==> flow/design.v <==
module SP(
	clk,
	rst_n,
	in_valid,
	in_data,
	in_mode,
	out_valid,
	out_data
);
input clk, rst_n, in_valid;
input [2:0] in_mode;
input [8:0] in_data;
output reg out_valid;
output reg [8:0] out_data;
integer i;
genvar idx;
parameter STATE_IDLE = 3'd0 ;
parameter STATE_MInv = 3'd1 ;
parameter STATE_MMul = 3'd2 ;
parameter STATE_Sort = 3'd3 ;
parameter STATE_Sum  = 3'd4 ;
parameter STATE_OUTPT= 3'd5 ;
reg [2:0] current_state, next_state;
reg [2:0] data_cnt;
reg [2:0] mode;
reg [8:0] a[0:5], b[0:5], c[0:5], d[0:5], e[0:5];
wire [8:0] next_c, next_e;
reg has_sent_b;
wire out_valid_b;
wire [8:0] next_b;
reg has_sent_mod;
reg [1:0] mm_stage;
wire [17:0] mul_in_s0[0:2], mul_in_s1[0:2];
reg [17:0] mul_in[0:2];
wire mul_out_valid[0:2];
wire [8:0] mul_out[0:2];
reg is_mod_finish[0:2];
wire is_all_mod_finish;
reg  [8:0] mul_out_s0[0:2], mul_out_s1[0:2];
reg flag_sort1, flag_sort2;
wire [8:0] next_d0, next_d1, next_d2, next_d3, next_d4, next_d5;
always @(posedge clk or negedge rst_n) begin
	if (!rst_n) 	current_state <= STATE_IDLE ;
	else 			current_state <= next_state ;
end
always @(*) begin
	next_state = current_state ;
	case(current_state)
		STATE_IDLE: begin
			if (data_cnt==6) begin
				if (mode[0]==1) 		next_state = STATE_MInv ;
				else if (mode[1]==1)	next_state = STATE_MMul ;
				else if (mode[2]==1)	next_state = STATE_Sort ;
				else 					next_state = STATE_Sum ;
			end
		end
		STATE_MInv: begin
			if (data_cnt==6) begin
				if (mode[1]==1)			next_state = STATE_MMul ;
				else if (mode[2]==1)	next_state = STATE_Sort ;
				else 					next_state = STATE_Sum ;
			end
		end
		STATE_MMul: begin
			if (mm_stage==3 && is_all_mod_finish==1) begin
				if (mode[2]==1)			next_state = STATE_Sort ;
				else 					next_state = STATE_Sum ;
			end
		end
		STATE_Sort:	if (flag_sort2==1)	next_state = STATE_Sum ;
		STATE_Sum: 	if (mm_stage==1 && is_all_mod_finish==1) 	next_state = STATE_OUTPT ;
		STATE_OUTPT:	if (data_cnt==6)	next_state = STATE_IDLE ;
	endcase
end
always @(posedge clk or negedge rst_n) begin
	if (!rst_n) 	has_sent_b <= 0 ;
	else begin
		if (next_state==STATE_MInv) begin
			if (has_sent_b==0)			has_sent_b <= 1 ;
			else if (out_valid_b==1)	has_sent_b <= 0 ;
		end
		else 	has_sent_b <= 0 ;
	end
end
ModularInversion U_MI( .clk(clk), .rst_n(rst_n), .in_valid( (!has_sent_b)&&(next_state==STATE_MInv) ), .in_a(a[0]), .out_valid(out_valid_b), .out_b(next_b) );
always @(posedge clk or negedge rst_n) begin
	if (!rst_n) 	has_sent_mod <= 0 ;
	else begin
		if (next_state==STATE_MMul || next_state==STATE_Sum) begin
			if (has_sent_mod==0)			has_sent_mod <= 1 ;
			else if (is_all_mod_finish==1)	has_sent_mod <= 0 ;
		end
		else 	has_sent_mod <= 0 ;
	end
end
always @(posedge clk or negedge rst_n) begin
	if (!rst_n) 	mm_stage <= 0 ;
	else begin
		if (next_state==STATE_MMul || next_state==STATE_Sum) begin
			if (is_all_mod_finish==1) 			mm_stage <= mm_stage + 1 ;
		end
		else 	mm_stage <= 0 ;
	end
end
assign mul_in_s0[0] = b[1] * b[2] ;     
assign mul_in_s0[1] = b[3] * b[4] ;     
assign mul_in_s0[2] = b[5] * b[0] ;     
assign mul_in_s1[0] = mul_out_s0[0] * mul_out_s0[1] ;     
assign mul_in_s1[1] = mul_out_s0[1] * mul_out_s0[2] ;     
assign mul_in_s1[2] = mul_out_s0[2] * mul_out_s0[0] ;     
always @(*) begin
	if (next_state==STATE_MMul) begin
		case(mm_stage)
			2'd0: begin
				mul_in[0] = mul_in_s0[0] ;
				mul_in[1] = mul_in_s0[1] ;
				mul_in[2] = mul_in_s0[2] ;
			end
			2'd1: begin
				mul_in[0] = mul_in_s1[0] ;
				mul_in[1] = mul_in_s1[1] ;
				mul_in[2] = mul_in_s1[2] ;
			end
			2'd2: begin
				mul_in[0] = mul_out_s1[0] * b[5] ;		 
				mul_in[1] = mul_out_s1[1] * b[1] ;		 
				mul_in[2] = mul_out_s1[2] * b[3] ;		 
			end
			2'd3: begin
				mul_in[0] = mul_out_s1[0] * b[0] ;		 
				mul_in[1] = mul_out_s1[1] * b[2] ;		 
				mul_in[2] = mul_out_s1[2] * b[4] ;		 
			end
		endcase
	end
	else begin
		case(mm_stage)
			2'd0: begin
				mul_in[0] = a[0] + b[0] + c[0] + d[0] ;
				mul_in[1] = a[2] + b[2] + c[2] + d[2] ;
				mul_in[2] = a[4] + b[4] + c[4] + d[4] ;
			end
			default: begin
				mul_in[0] = a[5] + b[5] + c[5] + d[5] ;
				mul_in[1] = a[1] + b[1] + c[1] + d[1] ;
				mul_in[2] = a[3] + b[3] + c[3] + d[3] ;
			end
		endcase
	end
end
generate
for( idx=0 ; idx<3 ; idx=idx+1) begin : mod_func
	Modular509 U_mod( .clk(clk), .rst_n(rst_n), .in_valid( (!has_sent_mod)&&(next_state==STATE_MMul || next_state==STATE_Sum) ), .in(mul_in[idx]), .out_valid(mul_out_valid[idx]), .out(mul_out[idx]) );
	always @(posedge clk or negedge rst_n) begin
		if (!rst_n) 	is_mod_finish[idx] <= 0 ;
		else begin
			if (mul_out_valid[idx]==1) 		is_mod_finish[idx] <= 1 ;
			else if (is_all_mod_finish==1)	is_mod_finish[idx] <= 0 ;
		end
	end
end
endgenerate
assign is_all_mod_finish = is_mod_finish[0] && is_mod_finish[1] && is_mod_finish[2] ;
generate
for( idx=0 ; idx<3 ; idx=idx+1) begin
	always @(posedge clk or negedge rst_n) begin
		if (!rst_n) 	mul_out_s0[idx] <= 0 ;
		else if (mul_out_valid[idx]==1 && mm_stage==0)	mul_out_s0[idx] <= mul_out[idx] ;     
	end
	always @(posedge clk or negedge rst_n) begin
		if (!rst_n) 	mul_out_s1[idx] <= 0 ;
		else if (mul_out_valid[idx]==1 && mm_stage==1)	mul_out_s1[idx] <= mul_out[idx] ;     
	end
end	
endgenerate
Sort U_Sort( .clk(clk), .rst_n(rst_n), .in0(c[0]), .in1(c[1]), .in2(c[2]), .in3(c[3]), .in4(c[4]), .in5(c[5]), 
			 .out0(next_d0), .out1(next_d1), .out2(next_d2), .out3(next_d3), .out4(next_d4), .out5(next_d5) );
always @(posedge clk or negedge rst_n) begin
	if (!rst_n)		flag_sort1 <= 0 ;
	else begin
		if (current_state==STATE_Sort)	flag_sort1 <= 1 ;
		else 		flag_sort1 <= 0 ;
	end
end
always @(posedge clk or negedge rst_n) begin
	if (!rst_n)		flag_sort2 <= 0 ;
	else 			flag_sort2 <= flag_sort1 ;
end
always @(posedge clk or negedge rst_n) begin
	if (!rst_n) begin
		for( i=0 ; i<6 ; i=i+1 )
			a[i] <= 0 ;
	end
	else begin
		if (in_valid==1) begin
			a[5] <= in_data ;
			for( i=0 ; i<5 ; i=i+1 )
				a[i] <= a[i+1] ;
		end
		else if (out_valid_b==1) begin
			a[5] <= a[0] ;
			for( i=0 ; i<5 ; i=i+1 )
				a[i] <= a[i+1] ;
		end
	end
end
always @(posedge clk or negedge rst_n) begin
	if (!rst_n) begin
		for( i=0 ; i<6 ; i=i+1 )
			b[i] <= 0 ;
	end
	else begin
		if (in_valid==1) begin
			b[5] <= in_data ;
			for( i=0 ; i<5 ; i=i+1 )
				b[i] <= b[i+1] ;
		end
		else if (out_valid_b==1) begin
			b[5] <= next_b ;
			for( i=0 ; i<5 ; i=i+1 )
				b[i] <= b[i+1] ;
		end
	end
end
always @(posedge clk or negedge rst_n) begin
	if (!rst_n) 	c[0] <= 0 ;
	else begin
		if (in_valid==1 || out_valid_b==1) 				c[0] <= c[1] ;
		else if (mm_stage==2 && is_mod_finish[0]==1) 	c[0] <= mul_out[0] ;
	end
end
always @(posedge clk or negedge rst_n) begin
	if (!rst_n) 	c[2] <= 0 ;
	else begin
		if (in_valid==1 || out_valid_b==1) 				c[2] <= c[3] ;
		else if (mm_stage==2 && is_mod_finish[1]==1) 	c[2] <= mul_out[1] ;
	end
end
always @(posedge clk or negedge rst_n) begin
	if (!rst_n) 	c[4] <= 0 ;
	else begin
		if (in_valid==1 || out_valid_b==1) 				c[4] <= c[5] ;
		else if (mm_stage==2 && is_mod_finish[2]==1) 	c[4] <= mul_out[2] ;
	end
end
always @(posedge clk or negedge rst_n) begin
	if (!rst_n) 	c[1] <= 0 ;
	else begin
		if (in_valid==1 || out_valid_b==1) 				c[1] <= c[2] ;
		else if (mm_stage==3 && is_mod_finish[0]==1) 	c[1] <= mul_out[1] ;
	end
end
always @(posedge clk or negedge rst_n) begin
	if (!rst_n) 	c[3] <= 0 ;
	else begin
		if (in_valid==1 || out_valid_b==1) 				c[3] <= c[4] ;
		else if (mm_stage==3 && is_mod_finish[1]==1) 	c[3] <= mul_out[2] ;
	end
end
always @(posedge clk or negedge rst_n) begin
	if (!rst_n) 	c[5] <= 0 ;
	else begin
		if (in_valid==1) 			c[5] <= in_data ;
		else if (out_valid_b==1)	c[5] <= next_b ;
		else if (mm_stage==3 && is_mod_finish[2]==1) 	c[5] <= mul_out[0] ;
	end
end
always @(posedge clk or negedge rst_n) begin
	if (!rst_n) 	d[0] <= 0 ;
	else begin
		if (in_valid==1 || out_valid_b==1) 				d[0] <= d[1] ;
		else if (mm_stage==2 && is_mod_finish[0]==1) 	d[0] <= mul_out[0] ;
		else if (current_state==STATE_Sort)				d[0] <= next_d0 ;
	end
end
always @(posedge clk or negedge rst_n) begin
	if (!rst_n) 	d[2] <= 0 ;
	else begin
		if (in_valid==1 || out_valid_b==1) 				d[2] <= d[3] ;
		else if (mm_stage==2 && is_mod_finish[1]==1) 	d[2] <= mul_out[1] ;
		else if (current_state==STATE_Sort)				d[2] <= next_d2 ;
	end
end
always @(posedge clk or negedge rst_n) begin
	if (!rst_n) 	d[4] <= 0 ;
	else begin
		if (in_valid==1 || out_valid_b==1) 				d[4] <= d[5] ;
		else if (mm_stage==2 && is_mod_finish[2]==1) 	d[4] <= mul_out[2] ;
		else if (current_state==STATE_Sort)				d[4] <= next_d4 ;
	end
end
always @(posedge clk or negedge rst_n) begin
	if (!rst_n) 	d[1] <= 0 ;
	else begin
		if (in_valid==1 || out_valid_b==1) 				d[1] <= d[2] ;
		else if (mm_stage==3 && is_mod_finish[0]==1) 	d[1] <= mul_out[1] ;
		else if (current_state==STATE_Sort)				d[1] <= next_d1 ;
	end
end
always @(posedge clk or negedge rst_n) begin
	if (!rst_n) 	d[3] <= 0 ;
	else begin
		if (in_valid==1 || out_valid_b==1) 				d[3] <= d[4] ;
		else if (mm_stage==3 && is_mod_finish[1]==1) 	d[3] <= mul_out[2] ;
		else if (current_state==STATE_Sort)				d[3] <= next_d3 ;
	end
end
always @(posedge clk or negedge rst_n) begin
	if (!rst_n) 	d[5] <= 0 ;
	else begin
		if (in_valid==1) 			d[5] <= in_data ;
		else if (out_valid_b==1)	d[5] <= next_b ;
		else if (mm_stage==3 && is_mod_finish[2]==1) 	d[5] <= mul_out[0] ;
		else if (current_state==STATE_Sort)				d[5] <= next_d5 ;
	end
end
always @(posedge clk or negedge rst_n) begin
	if (!rst_n) 	e[0] <= 0 ;
	else begin
		if (in_valid==1 || out_valid_b==1) 				e[0] <= e[1] ;
		else if (mm_stage==2 && is_mod_finish[0]==1) 	e[0] <= mul_out[0] ;
		else if (current_state==STATE_Sort)				e[0] <= next_d0 ;
		else if (current_state==STATE_Sum && mm_stage==0 && is_mod_finish[0]==1) 	e[0] <= mul_out[0] ;
	end
end
always @(posedge clk or negedge rst_n) begin
	if (!rst_n) 	e[2] <= 0 ;
	else begin
		if (in_valid==1 || out_valid_b==1) 				e[2] <= e[3] ;
		else if (mm_stage==2 && is_mod_finish[1]==1) 	e[2] <= mul_out[1] ;
		else if (current_state==STATE_Sort)				e[2] <= next_d2 ;
		else if (current_state==STATE_Sum && mm_stage==0 && is_mod_finish[1]==1) 	e[2] <= mul_out[1] ;
	end
end
always @(posedge clk or negedge rst_n) begin
	if (!rst_n) 	e[4] <= 0 ;
	else begin
		if (in_valid==1 || out_valid_b==1) 				e[4] <= e[5] ;
		else if (mm_stage==2 && is_mod_finish[2]==1) 	e[4] <= mul_out[2] ;
		else if (current_state==STATE_Sort)				e[4] <= next_d4 ;
		else if (current_state==STATE_Sum && mm_stage==0 && is_mod_finish[2]==1) 	e[4] <= mul_out[2] ;
	end
end
always @(posedge clk or negedge rst_n) begin
	if (!rst_n) 	e[1] <= 0 ;
	else begin
		if (in_valid==1 || out_valid_b==1) 				e[1] <= e[2] ;
		else if (mm_stage==3 && is_mod_finish[0]==1) 	e[1] <= mul_out[1] ;
		else if (current_state==STATE_Sort)				e[1] <= next_d1 ;
		else if (current_state==STATE_Sum && mm_stage==1 && is_mod_finish[0]==1) 	e[1] <= mul_out[1] ;
	end
end
always @(posedge clk or negedge rst_n) begin
	if (!rst_n) 	e[3] <= 0 ;
	else begin
		if (in_valid==1 || out_valid_b==1) 				e[3] <= e[4] ;
		else if (mm_stage==3 && is_mod_finish[1]==1) 	e[3] <= mul_out[2] ;
		else if (current_state==STATE_Sort)				e[3] <= next_d3 ;
		else if (current_state==STATE_Sum && mm_stage==1 && is_mod_finish[1]==1) 	e[3] <= mul_out[2] ;
	end
end
always @(posedge clk or negedge rst_n) begin
	if (!rst_n) 	e[5] <= 0 ;
	else begin
		if (in_valid==1) 			e[5] <= in_data ;
		else if (out_valid_b==1)	e[5] <= next_b ;
		else if (mm_stage==3 && is_mod_finish[2]==1) 	e[5] <= mul_out[0] ;
		else if (current_state==STATE_Sort)				e[5] <= next_d5 ;
		else if (current_state==STATE_Sum && mm_stage==1 && is_mod_finish[2]==1) 	e[5] <= mul_out[0] ;
	end
end
always @(posedge clk or negedge rst_n) begin
	if (!rst_n)		data_cnt <= 0 ;
	else begin
		if (data_cnt==6) 	data_cnt <= 0 ;
		else if (in_valid==1)	data_cnt <= data_cnt + 1 ;
		else if (out_valid_b==1)	data_cnt <= data_cnt + 1 ;
		else if (next_state==STATE_OUTPT)	data_cnt <= data_cnt + 1 ;
	end
end
always @(posedge clk or negedge rst_n) begin
	if (!rst_n) 	mode <= 0 ;
	else begin
		if (in_valid==1 && data_cnt==0)	
			mode <= in_mode ;
	end
end
always @(posedge clk or negedge rst_n) begin
	if (!rst_n) 	out_valid <= 0 ;
	else begin
		if (next_state==STATE_OUTPT) 	out_valid <= 1 ;
		else 		out_valid <= 0 ;
	end
end
always @(posedge clk or negedge rst_n) begin
	if (!rst_n) 	out_data <= 0 ;
	else begin
		if (next_state==STATE_OUTPT)	out_data <= e[data_cnt];
		else 		out_data <= 0 ;
	end
end
endmodule
module Modular509(clk, rst_n, in_valid, in, out_valid, out);
input clk, rst_n;
input in_valid;
input [17:0] in;
output reg out_valid;
output [8:0] out;
parameter S_IDLE  = 3'd0 ;
parameter S_INPUT = 3'd1 ;
parameter S_CALCU = 3'd2 ;
parameter S_OUTPT = 3'd3 ;
reg [1:0] current_state, next_state;
reg [11:0] in_r;
wire [2:0] overflow;
wire [8:0] nonoverflow;
always @(posedge clk or negedge rst_n) begin
	if (!rst_n) 	current_state <= S_IDLE ;
	else 			current_state <= next_state ;
end
always @(*) begin
	next_state = current_state ;
	case(current_state)
		S_IDLE: 	if (in_valid==1) 	next_state = S_INPUT ;
		S_INPUT: 	next_state = S_CALCU ;
		S_CALCU: 	if (in_r<509)		next_state = S_OUTPT ;
		S_OUTPT: 	next_state = S_IDLE ;
	endcase
end
always @(posedge clk or negedge rst_n) begin
	if (!rst_n) 	in_r <= 0 ;
	else begin
		if (next_state==S_INPUT)		in_r <= in[8:0] + in[17:9]*3 ;
		else if (next_state==S_CALCU)	in_r <= (in_r>=509) ? in_r - 509 : in_r ;
	end
end
always @(posedge clk or negedge rst_n) begin
	if (!rst_n) 	out_valid <= 0 ;
	else begin
		if (next_state==S_OUTPT) 	out_valid <= 1 ;
		else 						out_valid <= 0 ;
	end
end
assign out = in_r ;
endmodule
module ModularInversion(
	clk, 
	rst_n, 
	in_valid, 
	in_a, 
	out_valid, 
	out_b
);
input clk, rst_n;
input in_valid;
input [8:0] in_a;
output reg out_valid;
output reg [8:0] out_b;
parameter S_IDLE  = 2'd0 ;
parameter S_CALCU = 2'd1 ;
parameter S_MODUL = 2'd2 ;
parameter S_OUTPT = 2'd3 ;
reg [2:0] current_state, next_state;
reg [17:0] A, B;
reg [3:0] cnt;
wire out_valid_A, out_valid_B;
wire [8:0] next_A, next_B;
reg is_modA_finish, is_modB_finish;
wire is_mod_finish;
reg flag_sent;
always @(posedge clk or negedge rst_n) begin
	if (!rst_n) 	current_state <= S_IDLE ;
	else 			current_state <= next_state ;
end
always @(*) begin
	next_state = current_state ;
	case(current_state)
		S_IDLE: 	if (in_valid==1) 	next_state = S_CALCU ;
		S_CALCU: 	next_state = S_MODUL ;
		S_MODUL: 	if (is_mod_finish==1)	next_state = (cnt==10) ? S_OUTPT : S_CALCU ;
		S_OUTPT: 	next_state = S_IDLE ;
	endcase
end
Modular509 U_modA( .clk(clk), .rst_n(rst_n), .in_valid( (!flag_sent)&&(next_state==S_MODUL) ), .in(A), .out_valid(out_valid_A), .out(next_A) );
Modular509 U_modB( .clk(clk), .rst_n(rst_n), .in_valid( (!flag_sent)&&(next_state==S_MODUL) ), .in(B), .out_valid(out_valid_B), .out(next_B) );
always @(posedge clk or negedge rst_n) begin
	if (!rst_n) 	is_modA_finish <= 0 ;
	else begin
		if (out_valid_A==1)				is_modA_finish <= 1 ;
		else if (next_state==S_CALCU)	is_modA_finish <= 0 ;
	end
end
always @(posedge clk or negedge rst_n) begin
	if (!rst_n) 	is_modB_finish <= 0 ;
	else begin
		if (out_valid_B==1)				is_modB_finish <= 1 ;
		else if (next_state==S_CALCU)	is_modB_finish <= 0 ;
	end
end
assign is_mod_finish = is_modA_finish && is_modB_finish ;
always @(posedge clk or negedge rst_n) begin
	if (!rst_n) 	flag_sent <= 0 ;
	else begin
		if (next_state==S_MODUL)		flag_sent <= 1 ;
		else if (next_state==S_CALCU)	flag_sent <= 0 ;
	end
end
always @(posedge clk or negedge rst_n) begin
	if (!rst_n) 	cnt <= 0 ;
	else begin
		if (next_state==S_CALCU)		cnt <= cnt + 1 ;
		else if (next_state==S_OUTPT)	cnt <= 0 ;
	end
end
always @(posedge clk or negedge rst_n) begin
	if (!rst_n) 	A <= 0 ;
	else begin
		if (in_valid==1) 						A <= 1 ;
		else if (next_state==S_CALCU && cnt!=3)	A <= A*B ;
		else if (out_valid_A==1)				A <= next_A ;
	end
end
always @(posedge clk or negedge rst_n) begin
	if (!rst_n) 	B <= 0 ;
	else begin
		if (in_valid==1) 				B <= in_a ;
		else if (next_state==S_CALCU)	B <= B*B ;
		else if (out_valid_B==1)		B <= next_B ;
	end
end
always @(posedge clk or negedge rst_n) begin
	if (!rst_n) 	out_valid <= 0 ;
	else begin
		if (next_state==S_OUTPT)	out_valid <= 1 ;
		else 						out_valid <= 0 ;
	end
end
always @(posedge clk or negedge rst_n) begin
	if (!rst_n) 	out_b <= 0 ;
	else begin
		if (next_state==S_OUTPT)	out_b <= A ;
		else 						out_b <= 0 ;
	end
end
endmodule
module Sort(clk, rst_n, in0, in1, in2, in3, in4, in5, out0, out1, out2, out3, out4, out5);
input clk, rst_n;
input [8:0] in0, in1, in2, in3, in4, in5;
output [8:0] out0, out1, out2, out3, out4, out5;
wire [8:0] a[0:3], b[0:2], c[0:3], d[0:2], f[0:3], g[0:1];
reg [8:0] e[0:5];
assign a[0] = ( in0<in1 ) ? in0 : in1 ;
assign a[1] = ( in0<in1 ) ? in1 : in0 ;
assign a[2] = ( a[1]<in2 )? a[1] : in2 ;
assign a[3] = ( a[1]<in2 )? in2 : a[1] ;
assign b[0] = ( a[0]<a[2] ) ? a[0] : a[2] ;
assign b[1] = ( a[0]<a[2] ) ? a[2] : a[0] ;
assign b[2] = a[3] ;
assign c[0] = ( in3<in4 ) ? in3 : in4 ;
assign c[1] = ( in3<in4 ) ? in4 : in3 ;
assign c[2] = ( c[1]<in5 )? c[1] : in5 ;
assign c[3] = ( c[1]<in5 )? in5 : c[1] ;
assign d[0] = ( c[0]<c[2] ) ? c[0] : c[2] ;
assign d[1] = ( c[0]<c[2] ) ? c[2] : c[0] ;
assign d[2] = c[3] ;
always @(posedge clk or negedge rst_n) begin
	if (!rst_n) begin
		e[0] <= 0 ;
		e[1] <= 0 ;
		e[2] <= 0 ;
		e[3] <= 0 ;
		e[4] <= 0 ;
		e[5] <= 0 ;
	end
	else begin
		e[0] <= ( b[0]<d[0] ) ? b[0] : d[0] ;
		e[1] <= ( b[0]<d[0] ) ? d[0] : b[0] ;
		e[2] <= ( b[1]<d[1] ) ? b[1] : d[1] ;
		e[3] <= ( b[1]<d[1] ) ? d[1] : b[1] ;
		e[4] <= ( b[2]<d[2] ) ? b[2] : d[2] ;
		e[5] <= ( b[2]<d[2] ) ? d[2] : b[2] ;
	end
end
assign out0 = e[0] ;
assign out5 = e[5] ;
assign f[0] = ( e[1]<e[2] ) ? e[1] : e[2] ;
assign f[1] = ( e[1]<e[2] ) ? e[2] : e[1] ;
assign f[2] = ( e[3]<e[4] ) ? e[3] : e[4] ;
assign f[3] = ( e[3]<e[4] ) ? e[4] : e[3] ;
assign out1 = f[0] ;
assign out4 = f[3] ;
assign g[0] = ( f[1]<f[2] ) ? f[1] : f[2] ;
assign g[1] = ( f[1]<f[2] ) ? f[2] : f[1] ;
assign out2 = g[0] ;
assign out3 = g[1] ;
endmodule
# Step by step through the tools: SP
# The steps from the RTL of SP to its reports follow in flow order.
# Lines are those of the file above, counted from 1.
inputs:
  top: "SP"
  clock: "clk"
  cell_library: "sky130hd"
  pvt_corner: "tt_025C_1v80"

# Word level
# Counts by Yosys on the flattened word-level netlist (proc, flatten, opt, wreduce). Print and check cells are left out. Cells with the same type and inputs are merged into one.
word_totals:
  latchBits: 0
  elab_cells: 493
  romBits: 0
  n_memories: 0
  mem_bits_rw: 0
  inputBits: 15
  ff_bits: 537
  out_inout_bits: 10
  clocked_rd_ports_x_width: 0
op_classes:
  div_mod_pow: 0
  bitwise: 0
  multipliers: 19
  cmp: 22
  shifts: 0
  reduce_and_logical: 83
  n_eq: 62
  mux: 197
  add_sub_neg: 31
op_table:
  columns: ["op", "n"]
  rows:
  - ["multiplier 9 x 9 -> 18 bit", 12]
  - ["two-way mux 9 bit", 107]
  - ["multiplier 18 x 18 -> 18 bit", 2]
  - ["two-way mux 12 bit", 18]
  - ["parallel mux 18 bit (select 4 bit)", 3]
  - ["two-way mux 18 bit", 9]
  - ["multiplier 9 x 2 -> 11 bit (second input constant)", 5]
  - ["less-than comparator 9 bit", 12]
  - ["adder 11 x 9 -> 12 bit", 6]
  - ["adder 10 x 9 -> 11 bit", 6]
  - ["subtractor 12 x 9 -> 12 bit (second input constant)", 5]
  - ["greater-or-equal comparator 12 x 9 -> 1 bit (second input constant)", 5]
  - ["less-than comparator 12 x 9 -> 1 bit (second input constant)", 5]
  - ["adder 9 x 9 -> 10 bit", 6]
  - ["parallel mux 9 bit (select 6 bit)", 1]
  - ["two-way mux 3 bit", 15]
  - ["equality test 2 bit (second input constant)", 22]
  - ["parallel mux 2 bit (select 4 bit)", 5]
  - ["nonzero test 2 bit", 18]
  - ["adder 9 x 12 -> 12 bit", 3]
  - ["logical AND 1 bit", 30]
  - ["nonzero test 4 bit", 7]
  - ["equality test 3 x 2 -> 1 bit (second input constant)", 9]
  - ["two-way mux 2 bit", 13]
  - ["nonzero test 3 bit", 8]
  - ["adder 9 x 11 -> 12 bit", 2]
  - ["equality test 2 x 1 -> 1 bit (second input constant)", 11]
  - ["two-way mux 1 bit", 22]
# Not listed: further kinds 18, cells in them 47.

# Depth
# Yosys ltp: most cells in a row. Word level: on the elaborated netlist, between registers, memories and ports. Mapped: between sequential cells and ports; inverters and the memories' decode and read muxes count.
depth:
  word_depth: 16
  abc_area: 1
  mapped_depth: 44
  depth_no_buf: 43

# Mapped cells and area
# Yosys stat after the flow's synthesis: flattened, memories mapped to cells. It holds for the ABC_AREA given above (unset counts as 0); a run with the other value may have another netlist.
mapped:
  cell_count: 10882
  synth_area_um2: 79889.1
  seqArea_um2: 13797.0
  ff_cells: 551
by_type:
  columns: ["cell_type", "n"]
  rows:
  - ["sky130_fd_sc_hd__fa_1", 933]
  - ["sky130_fd_sc_hd__dfrtp_1", 544]
  - ["sky130_fd_sc_hd__ha_1", 820]
  - ["sky130_fd_sc_hd__nand2_1", 2646]
  - ["sky130_fd_sc_hd__inv_1", 2525]
  - ["sky130_fd_sc_hd__o21ai_0", 774]
  - ["sky130_fd_sc_hd__a21oi_1", 474]
  - ["sky130_fd_sc_hd__nor2_1", 566]
  - ["sky130_fd_sc_hd__nand3_1", 338]
  - ["sky130_fd_sc_hd__clkbuf_1", 388]
  - ["sky130_fd_sc_hd__xor2_1", 90]
  - ["sky130_fd_sc_hd__xnor2_1", 68]
  - ["sky130_fd_sc_hd__o211ai_1", 73]
  - ["sky130_fd_sc_hd__nand4_1", 68]
  - ["sky130_fd_sc_hd__a31oi_1", 48]
  - ["sky130_fd_sc_hd__a22oi_1", 39]
  - ["sky130_fd_sc_hd__o221ai_1", 33]
  - ["sky130_fd_sc_hd__o22ai_1", 43]
# Other cell types: 53; their cells: 412.

# Path before layout
# Path of least setup slack by OpenSTA after synthesis, without wires, with an ideal clock, recovery checks aside; 20% of the period is set as input and as output delay. Where synthesis merged equal registers, the netlist keeps one of their names.
synth_path:
  path_type: "register -> register"
  startpoint: "reg b[2][0]"
  endpoint: "reg mod_func[1].U_mod.in_r[9]"
  stages: 37
  arrival_ns: 7.172
  delay_ns: 7.259
  path_slack_ns: 1.741
  period_ns: 9.0
  n_path_buf: 2
  period_less_setup_slack_ns: 7.259
# "delay_ns" = arrival - input delay + setup time.
# "stages": output pins that drive a net of the path, with the launching flip-flop's if there is one; two outputs of one cell count as two.
# "period_less_setup_slack_ns" = period - worst setup slack (recovery checks aside). The figure is calculated, with input and output delays left at 20% of the set period.
# Between the ends stands the longest chain of elaborated cells between them, by number of cells; it is not shown to be the way that was timed. Of several equally long chains one is given.
# A line is the first line of the expression or statement that the cell stems from. Yosys adds cells for indexed reads and writes and turns some case tables into memories.
# At most two assigning lines are given for a register; there are more.
synth_via:
  cell_sequence: "sky130_fd_sc_hd__dfrtp_1 sky130_fd_sc_hd__clkbuf_1 sky130_fd_sc_hd__clkbuf_1 sky130_fd_sc_hd__nand2_1 sky130_fd_sc_hd__fa_1 sky130_fd_sc_hd__inv_1 sky130_fd_sc_hd__fa_1 sky130_fd_sc_hd__fa_1 sky130_fd_sc_hd__inv_1 sky130_fd_sc_hd__fa_1 sky130_fd_sc_hd__inv_1 sky130_fd_sc_hd__ha_1 sky130_fd_sc_hd__nand2_1 sky130_fd_sc_hd__inv_1 sky130_fd_sc_hd__nand2_1 sky130_fd_sc_hd__nand2_1 sky130_fd_sc_hd__a21oi_1 sky130_fd_sc_hd__xor2_1 sky130_fd_sc_hd__or2_2 sky130_fd_sc_hd__o2111ai_1 sky130_fd_sc_hd__o21ai_0 sky130_fd_sc_hd__o21ai_0 sky130_fd_sc_hd__ha_1 sky130_fd_sc_hd__fa_1 sky130_fd_sc_hd__ha_1 sky130_fd_sc_hd__nand3_1 sky130_fd_sc_hd__and2_1 sky130_fd_sc_hd__or2_2 sky130_fd_sc_hd__nand2_1 sky130_fd_sc_hd__a21oi_1 sky130_fd_sc_hd__o21ai_0 sky130_fd_sc_hd__inv_1 sky130_fd_sc_hd__o21ai_0 sky130_fd_sc_hd__inv_1 sky130_fd_sc_hd__nand3_1 sky130_fd_sc_hd__nand3_1 sky130_fd_sc_hd__a22oi_1"
  elab_chain_len: 8
synth_rtl:
  columns: ["element", "line_no", "text"]
  rows:
  - ["start, declared", 26, "reg [8:0] a[0:5], b[0:5], c[0:5], d[0:5], e[0:5];"]
  - ["start, assigned", 216, "b[i] <= b[i+1] ;"]
  - ["start, assigned", 221, "b[i] <= b[i+1] ;"]
  - ["adder 9 x 9 -> 10 bit", 140, "mul_in[1] = a[2] + b[2] + c[2] + d[2] ;"]
  - ["adder 10 x 9 -> 11 bit", 140, null]
  - ["adder 11 x 9 -> 12 bit", 140, null]
  - ["two-way mux 12 bit", 137, "case(mm_stage)"]
  - ["two-way mux 18 bit", 112, "if (next_state==STATE_MMul) begin"]
  - ["multiplier 9 x 2 -> 11 bit", 433, "if (next_state==S_INPUT) in_r <= in[8:0] + in[17:9]*3 ;"]
  - ["adder 9 x 12 -> 12 bit", 433, null]
  - ["two-way mux 12 bit", 433, null]
  - ["end, assigned", 433, null]
  - ["end, assigned", 434, "else if (next_state==S_CALCU) in_r <= (in_r>=509) ? in_r - 509 : in_r ;"]
  - ["end, declared", 414, "reg [11:0] in_r;"]

# Timing after layout
# Path of least setup slack in the final report of run B (OpenROAD, finished layout, wires in). Where an end is a register, its clock arrival counts in the times.
layout_path:
  path_type: "register -> register"
  startpoint: "reg mm_stage[0]"
  endpoint: "reg mod_func[2].U_mod.in_r[10]"
  path_slack_ns: -1.38
  n_path_buf: 5
  period_ns: 6.06
  stages: 29
  arrival_ns: 8.07
# Between the ends stands the longest chain of elaborated cells between them, by number of cells; it is not shown to be the way that was timed. Of several equally long chains one is given.
# At most two assigning lines are given for a register; there are more.
layout_via:
  cell_sequence: "sky130_fd_sc_hd__dfrtp_1 sky130_fd_sc_hd__inv_1 sky130_fd_sc_hd__ha_1 sky130_fd_sc_hd__clkinv_1 sky130_fd_sc_hd__clkbuf_1 sky130_fd_sc_hd__clkbuf_1 sky130_fd_sc_hd__clkbuf_1 sky130_fd_sc_hd__buf_8 sky130_fd_sc_hd__nand4_1 sky130_fd_sc_hd__a32o_2 sky130_fd_sc_hd__ha_4 sky130_fd_sc_hd__fa_2 sky130_fd_sc_hd__ha_4 sky130_fd_sc_hd__inv_4 sky130_fd_sc_hd__buf_6 sky130_fd_sc_hd__nor2_4 sky130_fd_sc_hd__inv_2 sky130_fd_sc_hd__o21ai_2 sky130_fd_sc_hd__and2_4 sky130_fd_sc_hd__o21ai_2 sky130_fd_sc_hd__nand2_1 sky130_fd_sc_hd__a21oi_2 sky130_fd_sc_hd__o21ai_2 sky130_fd_sc_hd__nand2_2 sky130_fd_sc_hd__nand2_2 sky130_fd_sc_hd__nand2_1 sky130_fd_sc_hd__nand2_1 sky130_fd_sc_hd__nand3_1 sky130_fd_sc_hd__a21oi_1"
  elab_chain_len: 12
layout_rtl:
  columns: ["element", "line_no", "text"]
  rows:
  - ["start, declared", 32, "reg [1:0] mm_stage;"]
  - ["start, assigned", 97, "if (!rst_n) mm_stage <= 0 ;"]
  - ["start, assigned", 100, "if (is_all_mod_finish==1) mm_stage <= mm_stage + 1 ;"]
  - ["equality test 2 x 1 -> 1 bit", 71, "STATE_Sum: if (mm_stage==1 && is_all_mod_finish==1) next_state = STATE_OUTPT ;"]
  - ["logical AND 1 bit", 71, null]
  - ["two-way mux 3 bit", 71, null]
  - ["parallel mux 3 bit (select 6 bit)", 48, "case(current_state)"]
  - ["equality test 3 x 2 -> 1 bit", 153, "Modular509 U_mod( .clk(clk), .rst_n(rst_n), .in_valid( (!has_sent_mod)&&(next_state==STATE_MMul || next_state= ..."]
  - ["logical OR 1 bit", 153, null]
  - ["logical AND 1 bit", 153, null]
  - ["two-way mux 2 bit", 424, "S_IDLE: if (in_valid==1) next_state = S_INPUT ;"]
  - ["parallel mux 2 bit (select 4 bit)", 423, "case(current_state)"]
  - ["equality test 2 bit", 434, "else if (next_state==S_CALCU) in_r <= (in_r>=509) ? in_r - 509 : in_r ;"]
  - ["two-way mux 12 bit", 434, null]
  - ["two-way mux 12 bit", 433, "if (next_state==S_INPUT) in_r <= in[8:0] + in[17:9]*3 ;"]
  - ["end, assigned", 433, null]
  - ["end, assigned", 434, null]
  - ["end, declared", 414, "reg [11:0] in_r;"]

# Stored flow runs of SP (3 of them; Yosys, OpenROAD, sky130hd). They differ in their settings and are not a sequence. Constraints: input delay and output delay 20% of the set period each, output load 0.01 pF.
# "clock_period_reached_ns": clock period set for the run, less the worst setup slack. It is reckoned from that one timing run; input and output delays stay at 20% of the period that was set.
# "worstPathTime_ns" = time allowed to the worst setup path (clock period - input delay - output delay, where it has them) - its slack; a late launch clock adds to it, a late capture clock takes from it.
# "power_total_mw" is the tool's figure for a default switching activity; nothing was simulated.
runs:
  - name: "run A"
    settings:
      ABC_AREA: 1
      CELL_PAD_IN_SITES_DETAIL_PLACEMENT: 0
      CELL_PAD_IN_SITES_GLOBAL_PLACEMENT: 3
      CORE_ASPECT_RATIO: 0.67
      CORE_UTILIZATION: 62
      CTS_CLUSTER_SIZE: 28
      GPL_ROUTABILITY_DRIVEN: 0
      HOLD_SLACK_MARGIN: 0.22
      PLACE_DENSITY_LB_ADDON: 0.04
      SLEW_MARGIN: 5
      TNS_END_PERCENT: 60
      period_ns: 11.9
      CAP_MARGIN: 20
      CORE_MARGIN: 2
    outcome: "not finished: placement ended with error FLW-0024"
  - name: "run B"
    settings:
      ABC_AREA: 1
      CAP_MARGIN: 10
      CELL_PAD_IN_SITES_DETAIL_PLACEMENT: 0
      CELL_PAD_IN_SITES_GLOBAL_PLACEMENT: 1
      CORE_ASPECT_RATIO: 0.67
      CORE_MARGIN: 6
      CORE_UTILIZATION: 37
      CTS_CLUSTER_DIAMETER: 110
      CTS_CLUSTER_SIZE: 51
      GPL_ROUTABILITY_DRIVEN: 0
      GPL_TIMING_DRIVEN: 0
      HOLD_SLACK_MARGIN: 0.22
      SLEW_MARGIN: 0
      TNS_END_PERCENT: 25
      period_ns: 6.06
    results:
      worstPathTime_ns: 7.44
      timing.worst_path_kind: "register -> register"
      power_total_mw: 38.357
      worstSetupSlack_ns: -1.378
      hold_worst_slack_ns: 0.367
      utilization_frac: 0.442
      clock_period_reached_ns: 7.438
      synth_area_um2: 79889.1
      setupTns_ns: -37.943
      design_die_area_um2: 227435.0
      final_cell_area_um2: 94793.4
  - name: "run C"
    settings:
      ABC_AREA: 1
      CAP_MARGIN: 30
      CELL_PAD_IN_SITES_DETAIL_PLACEMENT: 0
      CELL_PAD_IN_SITES_GLOBAL_PLACEMENT: 1
      CORE_ASPECT_RATIO: 0.67
      CORE_UTILIZATION: 62
      CTS_CLUSTER_DIAMETER: 110
      CTS_CLUSTER_SIZE: 51
      GPL_ROUTABILITY_DRIVEN: 0
      HOLD_SLACK_MARGIN: 0.22
      SLEW_MARGIN: 5
      TNS_END_PERCENT: 25
      period_ns: 11.9
      CORE_MARGIN: 2
    results:
      worstPathTime_ns: 8.37
      timing.worst_path_kind: "register -> register"
      power_total_mw: 14.339
      worstSetupSlack_ns: 3.530
      hold_worst_slack_ns: 0.383
      utilization_frac: 0.647
      clock_period_reached_ns: 8.370
      synth_area_um2: 79889.1
      setupTns_ns: 0.000
      design_die_area_um2: 131797.0
      final_cell_area_um2: 82416.5
